==> flow/design.v <==
module if_stage (
    input  wire        clk,
    input  wire        rst_n,
    input  wire        stall,
    input  wire        branch_taken,
    input  wire [18:0] branch_target,
    output reg         ibus_valid,
    output reg  [18:0] ibus_addr,
    input  wire [18:0] ibus_rdata,
    output reg  [18:0] pc,
    output reg  [18:0] instruction
);
    always @(posedge clk or negedge rst_n) begin
        if (!rst_n) begin
            pc          <= 19'd0;
            ibus_valid  <= 1'b0;
        end
        else if (!stall) begin
            pc <= branch_taken ? branch_target : pc + 19'd1;
            ibus_valid <= 1'b1;
            ibus_addr  <= pc;
        end
    end
    always @(posedge clk or negedge rst_n) begin
        if (!rst_n)
            instruction <= 19'd0;
        else if (ibus_valid)
            instruction <= ibus_rdata;
    end
endmodule
module id_stage(
    input [18:0] instruction,
    output [4:0] opcode,
    output [2:0] rd,
    output [2:0] rs1,
    output [2:0] rs2,
    output [14:0] immediate,
    output reg [1:0] prediction
);
    assign opcode = instruction[18:14];
    assign rd = instruction[13:11];
    assign rs1 = instruction[10:8];
    assign rs2 = instruction[7:5];
    assign immediate = instruction[14:0];
    always @(*) begin
        case(opcode)
            5'b01010, 5'b01011, 5'b01100: prediction = 2'b10;  
            default: prediction = 2'b00;  
        endcase
    end
endmodule
module regfile(
    input clk,
    input [2:0] rd_addr,
    input [2:0] rs1_addr,
    input [2:0] rs2_addr,
    input [18:0] wb_data,
    input reg_write,
    output [18:0] rs1_data,
    output [18:0] rs2_data
);
    reg [18:0] registers [0:7];
    always @(posedge clk) begin
        if (reg_write && rd_addr != 0)
            registers[rd_addr] <= wb_data;
    end
    assign rs1_data = (rs1_addr == 3'd0) ? 19'd0 : registers[rs1_addr];
    assign rs2_data = (rs2_addr == 3'd0) ? 19'd0 : registers[rs2_addr];
endmodule
module alu(
    input [4:0] opcode,
    input [18:0] operand_a,
    input [18:0] operand_b,
    output reg [18:0] result,
    output reg zero_flag,
    output reg div_by_zero
);
    always @(*) begin
        result = 19'd0;
        div_by_zero = 1'b0;
        case(opcode)
            5'b00000: result = operand_a + operand_b;
            5'b00001: result = operand_a - operand_b;
            5'b00010: result = operand_a * operand_b;
            5'b00011: begin
                div_by_zero = (operand_b == 0);
                result = (operand_b == 0) ? 19'h7FFFF : operand_a / operand_b;
            end
            5'b00100: result = operand_a & operand_b;
            5'b00101: result = operand_a | operand_b;
            5'b00110: result = operand_a ^ operand_b;
            5'b00111: result = ~operand_a;
            5'b01000: result = operand_a + 1;
            5'b01001: result = operand_a - 1;
        endcase
        zero_flag = (result == 0);
    end
endmodule
module cpu_core (
    input  wire        clk,
    input  wire        rst_n,
    output reg         bus_valid,
    output reg         bus_write,
    output reg  [18:0] bus_addr,
    output reg  [18:0] bus_wdata,
    input  wire [18:0] bus_rdata
);
    wire [18:0] if_pc;
    wire [18:0] if_instr;
    wire [4:0]  opcode;
    wire [2:0]  rd, rs1, rs2;
    wire [14:0] imm;
    wire [18:0] rs1_data, rs2_data;
    wire [18:0] alu_result;
    wire        zero_flag;
    wire        div_by_zero;
    wire [18:0] wb_data;
    wire        reg_write;
    wire is_load  = (opcode == 5'b01000);
    wire is_store = (opcode == 5'b01001);
    wire mem_access = is_load | is_store;
    if_stage ifs (
        .clk(clk),
        .rst_n(rst_n),
        .stall(mem_access),           
        .branch_taken(1'b0),
        .branch_target(19'd0),
        .ibus_valid(),                
        .ibus_addr(),                 
        .ibus_rdata(bus_rdata),
        .pc(if_pc),
        .instruction(if_instr)
    );
    id_stage id (
        .instruction(if_instr),
        .opcode(opcode),
        .rd(rd),
        .rs1(rs1),
        .rs2(rs2),
        .immediate(imm),
        .prediction()
    );
    regfile rf (
        .clk(clk),
        .rd_addr(rd),
        .rs1_addr(rs1),
        .rs2_addr(rs2),
        .wb_data(wb_data),
        .reg_write(reg_write),
        .rs1_data(rs1_data),
        .rs2_data(rs2_data)
    );
    alu alu_u (
        .opcode(opcode),
        .operand_a(rs1_data),
        .operand_b(rs2_data),
        .result(alu_result),
        .zero_flag(zero_flag),
        .div_by_zero(div_by_zero)
    );
always @(*) begin
    bus_valid = mem_access;
    bus_write = is_store;
    bus_addr  = alu_result;
    bus_wdata = rs2_data;
end
    assign wb_data =
        (is_load)  ? bus_rdata :
                     alu_result;
    assign reg_write = ~is_store & ~is_load;
endmodule
Ticket comment

### From RTL to reports: cpu_core

Module cpu_core before and after one edit of its RTL, step after step.
"unedited" refers to lines of the RTL above, "edited" to lines of the edited file.
"change": "edited" minus "unedited" as printed here.
Operators carry their Yosys type and port widths (W data, S select, Z words).
The mark -- stands for no value.

| set-up | value |
|---|---|
| top module | cpu_core |
| clock input | clk |
| cell library | sky130hd |
| corner | tt_025C_1v80 |

### The edit

The edit as a unified diff against the file above.
The edited RTL no longer does the same as the RTL above: the edit was made by script, with no optimisation intended.

```diff
@@ -103,7 +103,9 @@
     output reg         bus_write,
     output reg  [18:0] bus_addr,
-    output reg  [18:0] bus_wdata,
+    output reg  [18:0] bus_wdata_ext,
     input  wire [18:0] bus_rdata
 );
+    reg [18:0] bus_wdata;
+    always @(posedge clk) bus_wdata_ext <= bus_wdata;
     wire [18:0] if_pc;
     wire [18:0] if_instr;
```

### After elaboration

Yosys after proc, flatten, opt, wreduce and memory -nomap, before mapping. Enables and synchronous resets that opt folds into registers are not counted as muxes. Memory bits, and registers merged into a memory's read port (data or address), are not among the register bits. Print and check cells are not counted. Equal cells are merged and count once.
Yosys's memory passes give these memory sizes; they may raise the number of words (mostly to a power of two), join words into wider ones and drop unused or constant bits.

Word-level totals:

| element | unedited | edited | change |
|---|---|---|---|
| register bits | 20 | 39 | +19 |
| bits in writable memories | 152 | 152 | 0 |
| memory cells | 1 | 1 | 0 |
| output and inout bits | 40 | 40 | 0 |

Cells by class:

| element | unedited | edited | change |
|---|---|---|---|
| add/subtract/negate cells | 4 | 4 | 0 |
| multipliers | 1 | 1 | 0 |
| div/mod/pow operators | 1 | 1 | 0 |
| eq/ne operators | 9 | 9 | 0 |
| multiplexer cells | 8 | 8 | 0 |
| bitwise gates (word level) | 8 | 8 | 0 |
| reductions and logical operators | 6 | 6 | 0 |

Memory list:

| element | unedited | edited |
|---|---|---|
| words x width with read and write ports | rf.registers 8x19 r2 w1 | rf.registers 8x19 r2 w1 |

Operators by type and width:

| cell | unedited | edited | change |
|---|---|---|---|
| $mux W19 | 5 | 5 | 0 |
| $eq A5 B3 Y1 const B | 4 | 4 | 0 |
| $eq A5 B2 Y1 const B | 2 | 2 | 0 |
| $eq A5 B4 Y1 const B | 2 | 2 | 0 |
| $logic_not A3 Y1 | 2 | 2 | 0 |
| $not A1 Y1 | 2 | 2 | 0 |
| $add A19 B1 Y19 const B | 1 | 1 | 0 |
| $add A19 B19 Y19 | 1 | 1 | 0 |
| $and A1 B1 Y1 | 1 | 1 | 0 |
| $and A19 B19 Y19 | 1 | 1 | 0 |
| $div A19 B19 Y19 | 1 | 1 | 0 |
| $eq A5 B1 Y1 const B | 1 | 1 | 0 |
| $logic_and A1 B1 Y1 | 1 | 1 | 0 |
| $logic_not A19 Y1 | 1 | 1 | 0 |
| $logic_not A5 Y1 | 1 | 1 | 0 |
| $mul A19 B19 Y19 | 1 | 1 | 0 |
| $mux W1 | 1 | 1 | 0 |
| $mux W3 | 1 | 1 | 0 |
| $not A19 Y19 | 1 | 1 | 0 |
| $or A1 B1 Y1 | 1 | 1 | 0 |
| $or A19 B19 Y19 | 1 | 1 | 0 |
| $pmux W19 S10 | 1 | 1 | 0 |
| $reduce_bool A3 Y1 | 1 | 1 | 0 |
| $sub A19 B1 Y19 const B | 1 | 1 | 0 |
| $sub A19 B19 Y19 | 1 | 1 | 0 |
| $xor A19 B19 Y19 | 1 | 1 | 0 |

### Depth

Longest topological path by Yosys (ltp), each cell counted once; first at word level (registers and memories cut), then after technology mapping (sequential cells cut; the memories' decode and read muxes count).

Depth:

| element | unedited | edited | change |
|---|---|---|---|
| depth after elaboration | 7 | 7 | 0 |
| ABC_AREA | 0 | 0 | -- |
| gate-level depth with buffers | 186 | 189 | +3 |
| mapped depth without buffers | 164 | 169 | +5 |

### Synthesis result

Yosys stat after the flow's synthesis: flattened, memories mapped to cells. It holds for the ABC_AREA given above (unset counts as 0); a run with the other value may have another netlist.

Synthesis totals:

| element | unedited | edited | change |
|---|---|---|---|
| mapped cells | 3023 | 3027 | +4 |
| cell area after synthesis (um2) | 26086.3 | 26563.0 | +476.7 |
| sequential part of the area (um2) | 4669.5 | 5200.0 | +530.5 |
| flip-flops | 158 | 182 | +24 |
| buffers | 131 | 105 | -26 |

Cell types:

| type | unedited | edited | change |
|---|---|---|---|
| sky130_fd_sc_hd__o21ai_0 | 177 | 146 | -31 |
| sky130_fd_sc_hd__nand2_1 | 298 | 325 | +27 |
| sky130_fd_sc_hd__nor2_1 | 251 | 277 | +26 |
| sky130_fd_sc_hd__dfxtp_1 | 0 | 19 | +19 |
| sky130_fd_sc_hd__clkbuf_1 | 93 | 75 | -18 |
| sky130_fd_sc_hd__mux4_2 | 43 | 60 | +17 |
| sky130_fd_sc_hd__nor3_1 | 85 | 100 | +15 |
| sky130_fd_sc_hd__a21oi_1 | 176 | 164 | -12 |
| sky130_fd_sc_hd__xor2_1 | 44 | 33 | -11 |
| sky130_fd_sc_hd__buf_2 | 21 | 10 | -11 |
| sky130_fd_sc_hd__xnor2_1 | 91 | 101 | +10 |
| sky130_fd_sc_hd__nand2b_1 | 15 | 25 | +10 |
| sky130_fd_sc_hd__and3_1 | 22 | 13 | -9 |
| sky130_fd_sc_hd__o22ai_1 | 16 | 7 | -9 |
| sky130_fd_sc_hd__or3_1 | 37 | 29 | -8 |
| sky130_fd_sc_hd__a31oi_1 | 30 | 38 | +8 |
| sky130_fd_sc_hd__a221oi_1 | 24 | 16 | -8 |
| sky130_fd_sc_hd__nand4_1 | 19 | 27 | +8 |

The list need not be complete.
By module: a second synthesis without flattening, with its own total; a netlist apart from the flattened one above.

Unflattened totals:

| element | unedited | edited | change |
|---|---|---|---|
| cell total of the unflattened synthesis | 3200 | 3231 | +31 |
| area total of the unflattened synthesis (um2) | 27919.3 | 28393.5 | +474.2 |

Each row is one instance without its submodules.

Modules, unedited:

| module | instances | cells | area (um2) | sequential area (um2) |
|---|---|---|---|---|
| alu | 1 | 2533 | 18460.2 | 0.0 |
| regfile | 1 | 400 | 6303.5 | 3993.8 |
| if_stage | 1 | 207 | 2565.0 | 1546.5 |
| cpu_core | 1 | 25 | 330.3 | 0.0 |
| id_stage | 1 | 35 | 260.2 | 0.0 |

Modules, edited:

| module | instances | cells | area (um2) | sequential area (um2) |
|---|---|---|---|---|
| alu | 1 | 2545 | 18554.0 | 0.0 |
| regfile | 1 | 400 | 6303.5 | 3993.8 |
| if_stage | 1 | 207 | 2565.0 | 1546.5 |
| cpu_core | 1 | 44 | 710.7 | 380.4 |
| id_stage | 1 | 35 | 260.2 | 0.0 |

### Timing after synthesis

OpenSTA on the mapped netlist: ideal clock, no wires. The path of least setup slack (recovery checks aside). Input and output delay are each 20% of the period. Register names are those of the netlist, which keeps one name where synthesis merged equal registers.

Path post-synthesis:

| element | unedited | edited | change |
|---|---|---|---|
| path type | register -> output | register -> output | -- |
| start point | register ifs.instruction[5] | register ifs.instruction[5] | -- |
| end point | output bus_addr[0] | output bus_addr[0] | -- |
| clock period (ns) | 45.0 | 45.0 | 0.0 |
| external output delay (ns) | 9.000 | 9.000 | 0.000 |
| launch time at the first pin (ns) | 0.000 | 0.000 | 0.000 |
| arrival time (ns) | 35.934 | 35.028 | -0.906 |
| path slack (ns) | 0.066 | 0.972 | +0.906 |
| path delay (ns) | 35.934 | 35.028 | -0.906 |
| stages on the path | 169 | 167 | -2 |
| synthesis period reached (ns) | 44.934 | 44.028 | -0.906 |

"path delay" = arrival - input delay + setup time.
A path that ends at an output port has no setup time.
"stages on the path" counts driving pins, that of a launching flip-flop among them; a cell with two outputs on the path counts twice.
"synthesis period reached" = period - worst setup slack (recovery checks aside). The figure is calculated, with input and output delays left at 20% of the set period.
The rows between start and end are the longest chain of elaborated cells between them; the timing report does not say that the signal goes this way. Where chains are equally long, one stands for them.
A line is the first line of the expression or statement that the cell stems from. Yosys adds cells for indexed reads and writes and turns some case tables into memories.
A memory read counts as a cell of the chain, while the word-level depth stops at memories.

| between the ends, post-synthesis, unedited | value |
|---|---|
| cells stage by stage | sky130_fd_sc_hd__dfrtp_1 -> sky130_fd_sc_hd__buf_6 -> sky130_fd_sc_hd__buf_6 -> sky130_fd_sc_hd__buf_4 -> sky130_fd_sc_hd__buf_2 -> sky130_fd_sc_hd__mux2i_1 -> sky130_fd_sc_hd__mux4_2 -> sky130_fd_sc_hd__buf_1 -> sky130_fd_sc_hd__ha_1 -> sky130_fd_sc_hd__a21oi_1 -> sky130_fd_sc_hd__ha_1 -> sky130_fd_sc_hd__o21a_1 -> sky130_fd_sc_hd__o21ai_0 -> sky130_fd_sc_hd__or4_4 -> sky130_fd_sc_hd__nand2_1 -> sky130_fd_sc_hd__ha_1 -> sky130_fd_sc_hd__o21a_1 -> sky130_fd_sc_hd__o21a_1 -> (+133 left out) -> sky130_fd_sc_hd__o211ai_1 -> sky130_fd_sc_hd__a31oi_1 -> sky130_fd_sc_hd__a221o_1 -> sky130_fd_sc_hd__o21ai_0 -> sky130_fd_sc_hd__clkbuf_1 -> sky130_fd_sc_hd__nand2_1 -> sky130_fd_sc_hd__o21ai_0 -> sky130_fd_sc_hd__ha_1 -> sky130_fd_sc_hd__nor2b_1 -> sky130_fd_sc_hd__o21a_1 -> sky130_fd_sc_hd__o21a_1 -> sky130_fd_sc_hd__o21a_1 -> sky130_fd_sc_hd__o21a_1 -> sky130_fd_sc_hd__o31a_1 -> sky130_fd_sc_hd__o21ai_0 -> sky130_fd_sc_hd__a21oi_1 -> sky130_fd_sc_hd__o41ai_1 -> sky130_fd_sc_hd__nand2_1 |
| length of the longest elaborated chain | 5 |
| elaborated cells on any way between the ends | 13 |
| those cells by class | add/sub: 2; mul: 1; div: 1; mux: 3; logic: 3; reduce/logical: 2; memory: 1 |

Ends and longest elaborated chain, post-synthesis, unedited:

| element | line | text |
|---|---|---|
| start: declaration | 11 | `output reg  [18:0] instruction` |
| start: assignment | 26 | `instruction <= 19'd0;` |
| start: assignment | 28 | `instruction <= ibus_rdata;` |
| $mem_v2 Z8 W19 | 62 | `reg [18:0] registers [0:7];` |
| $mux W19 | 68 | `assign rs2_data = (rs2_addr == 3'd0) ? 19'd0 : registers[rs2_addr];` |
| $div A19 B19 Y19 | 87 | `result = (operand_b == 0) ? 19'h7FFFF : operand_a / operand_b;` |
| $mux W19 | 87 |  |
| $pmux W19 S10 | 81 | `case(opcode)` |
| end: declaration | 104 | `output reg  [18:0] bus_addr,` |

| between the ends, post-synthesis, edited | value |
|---|---|
| cells stage by stage | sky130_fd_sc_hd__dfrtp_1 -> sky130_fd_sc_hd__buf_6 -> sky130_fd_sc_hd__buf_6 -> sky130_fd_sc_hd__buf_6 -> sky130_fd_sc_hd__buf_4 -> sky130_fd_sc_hd__buf_4 -> sky130_fd_sc_hd__mux4_2 -> sky130_fd_sc_hd__nand2_1 -> sky130_fd_sc_hd__o21a_1 -> sky130_fd_sc_hd__clkbuf_1 -> sky130_fd_sc_hd__ha_1 -> sky130_fd_sc_hd__a31oi_1 -> sky130_fd_sc_hd__a31oi_1 -> sky130_fd_sc_hd__ha_1 -> sky130_fd_sc_hd__o21a_1 -> sky130_fd_sc_hd__nor2_1 -> sky130_fd_sc_hd__nor2_1 -> sky130_fd_sc_hd__nand2_1 -> (+131 left out) -> sky130_fd_sc_hd__o211ai_1 -> sky130_fd_sc_hd__a21oi_1 -> sky130_fd_sc_hd__o31a_1 -> sky130_fd_sc_hd__o211ai_1 -> sky130_fd_sc_hd__a31o_2 -> sky130_fd_sc_hd__buf_1 -> sky130_fd_sc_hd__mux2i_1 -> sky130_fd_sc_hd__ha_1 -> sky130_fd_sc_hd__nor2b_1 -> sky130_fd_sc_hd__o21a_1 -> sky130_fd_sc_hd__o21a_1 -> sky130_fd_sc_hd__o21a_1 -> sky130_fd_sc_hd__o21ai_0 -> sky130_fd_sc_hd__a21boi_0 -> sky130_fd_sc_hd__o21ai_0 -> sky130_fd_sc_hd__a21oi_1 -> sky130_fd_sc_hd__nor2_1 -> sky130_fd_sc_hd__o21ai_1 |
| length of the longest elaborated chain | 5 |
| elaborated cells on any way between the ends | 13 |
| those cells by class | add/sub: 2; mul: 1; div: 1; mux: 3; logic: 3; reduce/logical: 2; memory: 1 |

Ends and longest elaborated chain, post-synthesis, edited:

| element | line | text |
|---|---|---|
| start: declaration | 11 | `output reg  [18:0] instruction` |
| start: assignment | 26 | `instruction <= 19'd0;` |
| start: assignment | 28 | `instruction <= ibus_rdata;` |
| $mem_v2 Z8 W19 | 62 | `reg [18:0] registers [0:7];` |
| $mux W19 | 68 | `assign rs2_data = (rs2_addr == 3'd0) ? 19'd0 : registers[rs2_addr];` |
| $div A19 B19 Y19 | 87 | `result = (operand_b == 0) ? 19'h7FFFF : operand_a / operand_b;` |
| $mux W19 | 87 |  |
| $pmux W19 S10 | 81 | `case(opcode)` |
| end: declaration | 104 | `output reg  [18:0] bus_addr,` |

### Timing after layout

From the final timing report of the runs of set A: the path of least setup slack in the routed layout; clock arrival at registers is part of the times.

Path post-layout:

| element | unedited | edited | change |
|---|---|---|---|
| path type | register -> output | register -> output | -- |
| start point | register ifs.instruction[5] | register ifs.instruction[5] | -- |
| end point | output bus_addr[0] | output bus_addr[0] | -- |
| clock period (ns) | 44.3 | 44.3 | 0.0 |
| external output delay (ns) | 8.86 | 8.86 | 0.00 |
| launch time at the first pin (ns) | 0.42 | 0.45 | +0.03 |
| arrival time (ns) | 34.10 | 33.60 | -0.50 |
| path slack (ns) | 1.34 | 1.84 | +0.50 |
| stages on the path | 167 | 165 | -2 |

The rows between start and end are the longest chain of elaborated cells between them; the timing report does not say that the signal goes this way. Where chains are equally long, one stands for them.
A memory read counts as a cell of the chain, while the word-level depth stops at memories.

| between the ends, post-layout, unedited | value |
|---|---|
| cells stage by stage | sky130_fd_sc_hd__dfrtp_4 -> sky130_fd_sc_hd__buf_4 -> sky130_fd_sc_hd__buf_4 -> sky130_fd_sc_hd__mux4_2 -> sky130_fd_sc_hd__or3_1 -> sky130_fd_sc_hd__o31a_1 -> sky130_fd_sc_hd__nor4_2 -> sky130_fd_sc_hd__and3_1 -> sky130_fd_sc_hd__a21oi_1 -> sky130_fd_sc_hd__ha_1 -> sky130_fd_sc_hd__o21a_1 -> sky130_fd_sc_hd__o21ai_4 -> sky130_fd_sc_hd__or4_4 -> sky130_fd_sc_hd__nand2_1 -> sky130_fd_sc_hd__ha_1 -> sky130_fd_sc_hd__o21a_1 -> sky130_fd_sc_hd__o21a_1 -> sky130_fd_sc_hd__nor2_1 -> (+131 left out) -> sky130_fd_sc_hd__a221o_1 -> sky130_fd_sc_hd__buf_4 -> sky130_fd_sc_hd__o21ai_4 -> sky130_fd_sc_hd__nand2_1 -> sky130_fd_sc_hd__o21ai_0 -> sky130_fd_sc_hd__ha_1 -> sky130_fd_sc_hd__nor2b_1 -> sky130_fd_sc_hd__o21a_1 -> sky130_fd_sc_hd__o21a_1 -> sky130_fd_sc_hd__o21a_1 -> sky130_fd_sc_hd__o21a_1 -> sky130_fd_sc_hd__o31a_1 -> sky130_fd_sc_hd__o21ai_0 -> sky130_fd_sc_hd__a21oi_1 -> sky130_fd_sc_hd__o41ai_2 -> sky130_fd_sc_hd__buf_4 -> sky130_fd_sc_hd__nand2_1 -> sky130_fd_sc_hd__clkbuf_2 |
| length of the longest elaborated chain | 5 |
| elaborated cells on any way between the ends | 13 |
| those cells by class | add/sub: 2; mul: 1; div: 1; mux: 3; logic: 3; reduce/logical: 2; memory: 1 |

Ends and longest elaborated chain, post-layout, unedited:

| element | line | text |
|---|---|---|
| start: declaration | 11 | `output reg  [18:0] instruction` |
| start: assignment | 26 | `instruction <= 19'd0;` |
| start: assignment | 28 | `instruction <= ibus_rdata;` |
| $mem_v2 Z8 W19 | 62 | `reg [18:0] registers [0:7];` |
| $mux W19 | 68 | `assign rs2_data = (rs2_addr == 3'd0) ? 19'd0 : registers[rs2_addr];` |
| $div A19 B19 Y19 | 87 | `result = (operand_b == 0) ? 19'h7FFFF : operand_a / operand_b;` |
| $mux W19 | 87 |  |
| $pmux W19 S10 | 81 | `case(opcode)` |
| end: declaration | 104 | `output reg  [18:0] bus_addr,` |

| between the ends, post-layout, edited | value |
|---|---|
| cells stage by stage | sky130_fd_sc_hd__dfrtp_4 -> sky130_fd_sc_hd__buf_12 -> sky130_fd_sc_hd__buf_4 -> sky130_fd_sc_hd__mux4_2 -> sky130_fd_sc_hd__o21ai_2 -> sky130_fd_sc_hd__nand4_4 -> sky130_fd_sc_hd__nor4b_4 -> sky130_fd_sc_hd__a31oi_1 -> sky130_fd_sc_hd__a31oi_1 -> sky130_fd_sc_hd__ha_1 -> sky130_fd_sc_hd__o21a_1 -> sky130_fd_sc_hd__nor2_1 -> sky130_fd_sc_hd__nor2_1 -> sky130_fd_sc_hd__nand2_2 -> sky130_fd_sc_hd__mux2_2 -> sky130_fd_sc_hd__ha_1 -> sky130_fd_sc_hd__o21a_1 -> sky130_fd_sc_hd__nor2_2 -> (+129 left out) -> sky130_fd_sc_hd__a21oi_1 -> sky130_fd_sc_hd__o31a_1 -> sky130_fd_sc_hd__o211ai_1 -> sky130_fd_sc_hd__a31o_2 -> sky130_fd_sc_hd__buf_8 -> sky130_fd_sc_hd__mux2i_1 -> sky130_fd_sc_hd__ha_1 -> sky130_fd_sc_hd__nor2b_1 -> sky130_fd_sc_hd__o21a_1 -> sky130_fd_sc_hd__o21a_1 -> sky130_fd_sc_hd__o21a_1 -> sky130_fd_sc_hd__o21ai_0 -> sky130_fd_sc_hd__a21boi_0 -> sky130_fd_sc_hd__o21ai_0 -> sky130_fd_sc_hd__a21oi_1 -> sky130_fd_sc_hd__nor2_1 -> sky130_fd_sc_hd__o21ai_2 -> sky130_fd_sc_hd__dlymetal6s2s_1 |
| length of the longest elaborated chain | 5 |
| elaborated cells on any way between the ends | 13 |
| those cells by class | add/sub: 2; mul: 1; div: 1; mux: 3; logic: 3; reduce/logical: 2; memory: 1 |

Ends and longest elaborated chain, post-layout, edited:

| element | line | text |
|---|---|---|
| start: declaration | 11 | `output reg  [18:0] instruction` |
| start: assignment | 26 | `instruction <= 19'd0;` |
| start: assignment | 28 | `instruction <= ibus_rdata;` |
| $mem_v2 Z8 W19 | 62 | `reg [18:0] registers [0:7];` |
| $mux W19 | 68 | `assign rs2_data = (rs2_addr == 3'd0) ? 19'd0 : registers[rs2_addr];` |
| $div A19 B19 Y19 | 87 | `result = (operand_b == 0) ? 19'h7FFFF : operand_a / operand_b;` |
| $mux W19 | 87 |  |
| $pmux W19 S10 | 81 | `case(opcode)` |
| end: declaration | 104 | `output reg  [18:0] bus_addr,` |

### Measured runs

Both versions went through the flow (Yosys, OpenROAD) with the same settings in each pair. Constraints: input delay and output delay 20% of the set period each, output load 0.01 pF.

| flow settings, set A | value |
|---|---|
| CORE_UTILIZATION | 40 |
| period_ns | 44.3 |
| CAP_MARGIN | 20 |
| CORE_MARGIN | 2 |
| SLEW_MARGIN | 20 |

Final reports, set A:

| element | unedited | edited | change |
|---|---|---|---|
| chip area after synthesis (Yosys) (um2) | 26086.3 | 26563.0 | +476.7 |
| die area (um2) | 67275.4 | 68484.3 | +1208.9 |
| standard-cell area of the final layout (um2) | 32434.9 | 30471.7 | -1963.2 |
| post-route utilization | 0.503 | 0.463 | -0.040 |
| lowest setup slack (ns) | 1.335 | 1.843 | +0.508 |
| total negative slack on setup checks (ns) | 0.000 | 0.000 | 0.000 |
| worst hold slack in the final report (ns) | 0.671 | 0.602 | -0.069 |
| total power after layout (W) | 0.002246 | 0.002028 | -0.000218 |
| achieved period (ns) | 42.965 | 42.457 | -0.508 |

| flow settings, set B | value |
|---|---|
| ABC_AREA | 1 |
| CORE_UTILIZATION | 27 |
| GPL_ROUTABILITY_DRIVEN | 0 |
| GPL_TIMING_DRIVEN | 0 |
| PLACE_DENSITY_LB_ADDON | 0.18 |
| SETUP_SLACK_MARGIN | 5.0 |
| TNS_END_PERCENT | 50 |
| period_ns | 37.3 |
| CAP_MARGIN | 20 |
| CORE_MARGIN | 2 |
| SLEW_MARGIN | 20 |

Final reports, set B:

| element | unedited | edited | change |
|---|---|---|---|
| chip area after synthesis (Yosys) (um2) | 25941.1 | 26011.2 | +70.1 |
| die area (um2) | 98574.0 | 98837.9 | +263.9 |
| standard-cell area of the final layout (um2) | 33047.9 | 33010.4 | -37.5 |
| post-route utilization | 0.347 | 0.346 | -0.001 |
| lowest setup slack (ns) | -5.224 | -6.567 | -1.343 |
| total negative slack on setup checks (ns) | -10.912 | -13.319 | -2.407 |
| worst hold slack in the final report (ns) | 0.551 | 0.544 | -0.007 |
| total power after layout (W) | 0.002062 | 0.002036 | -0.000026 |
| achieved period (ns) | 42.524 | 43.867 | +1.343 |

"achieved period" means the clock period less the worst setup slack. The figure is calculated, with input and output delays left at 20% of the set period.
By "total power after layout" is meant OpenSTA's value without simulated activity: inputs other than the clock are taken to toggle once in ten clock periods, and the tool carries that through the logic.
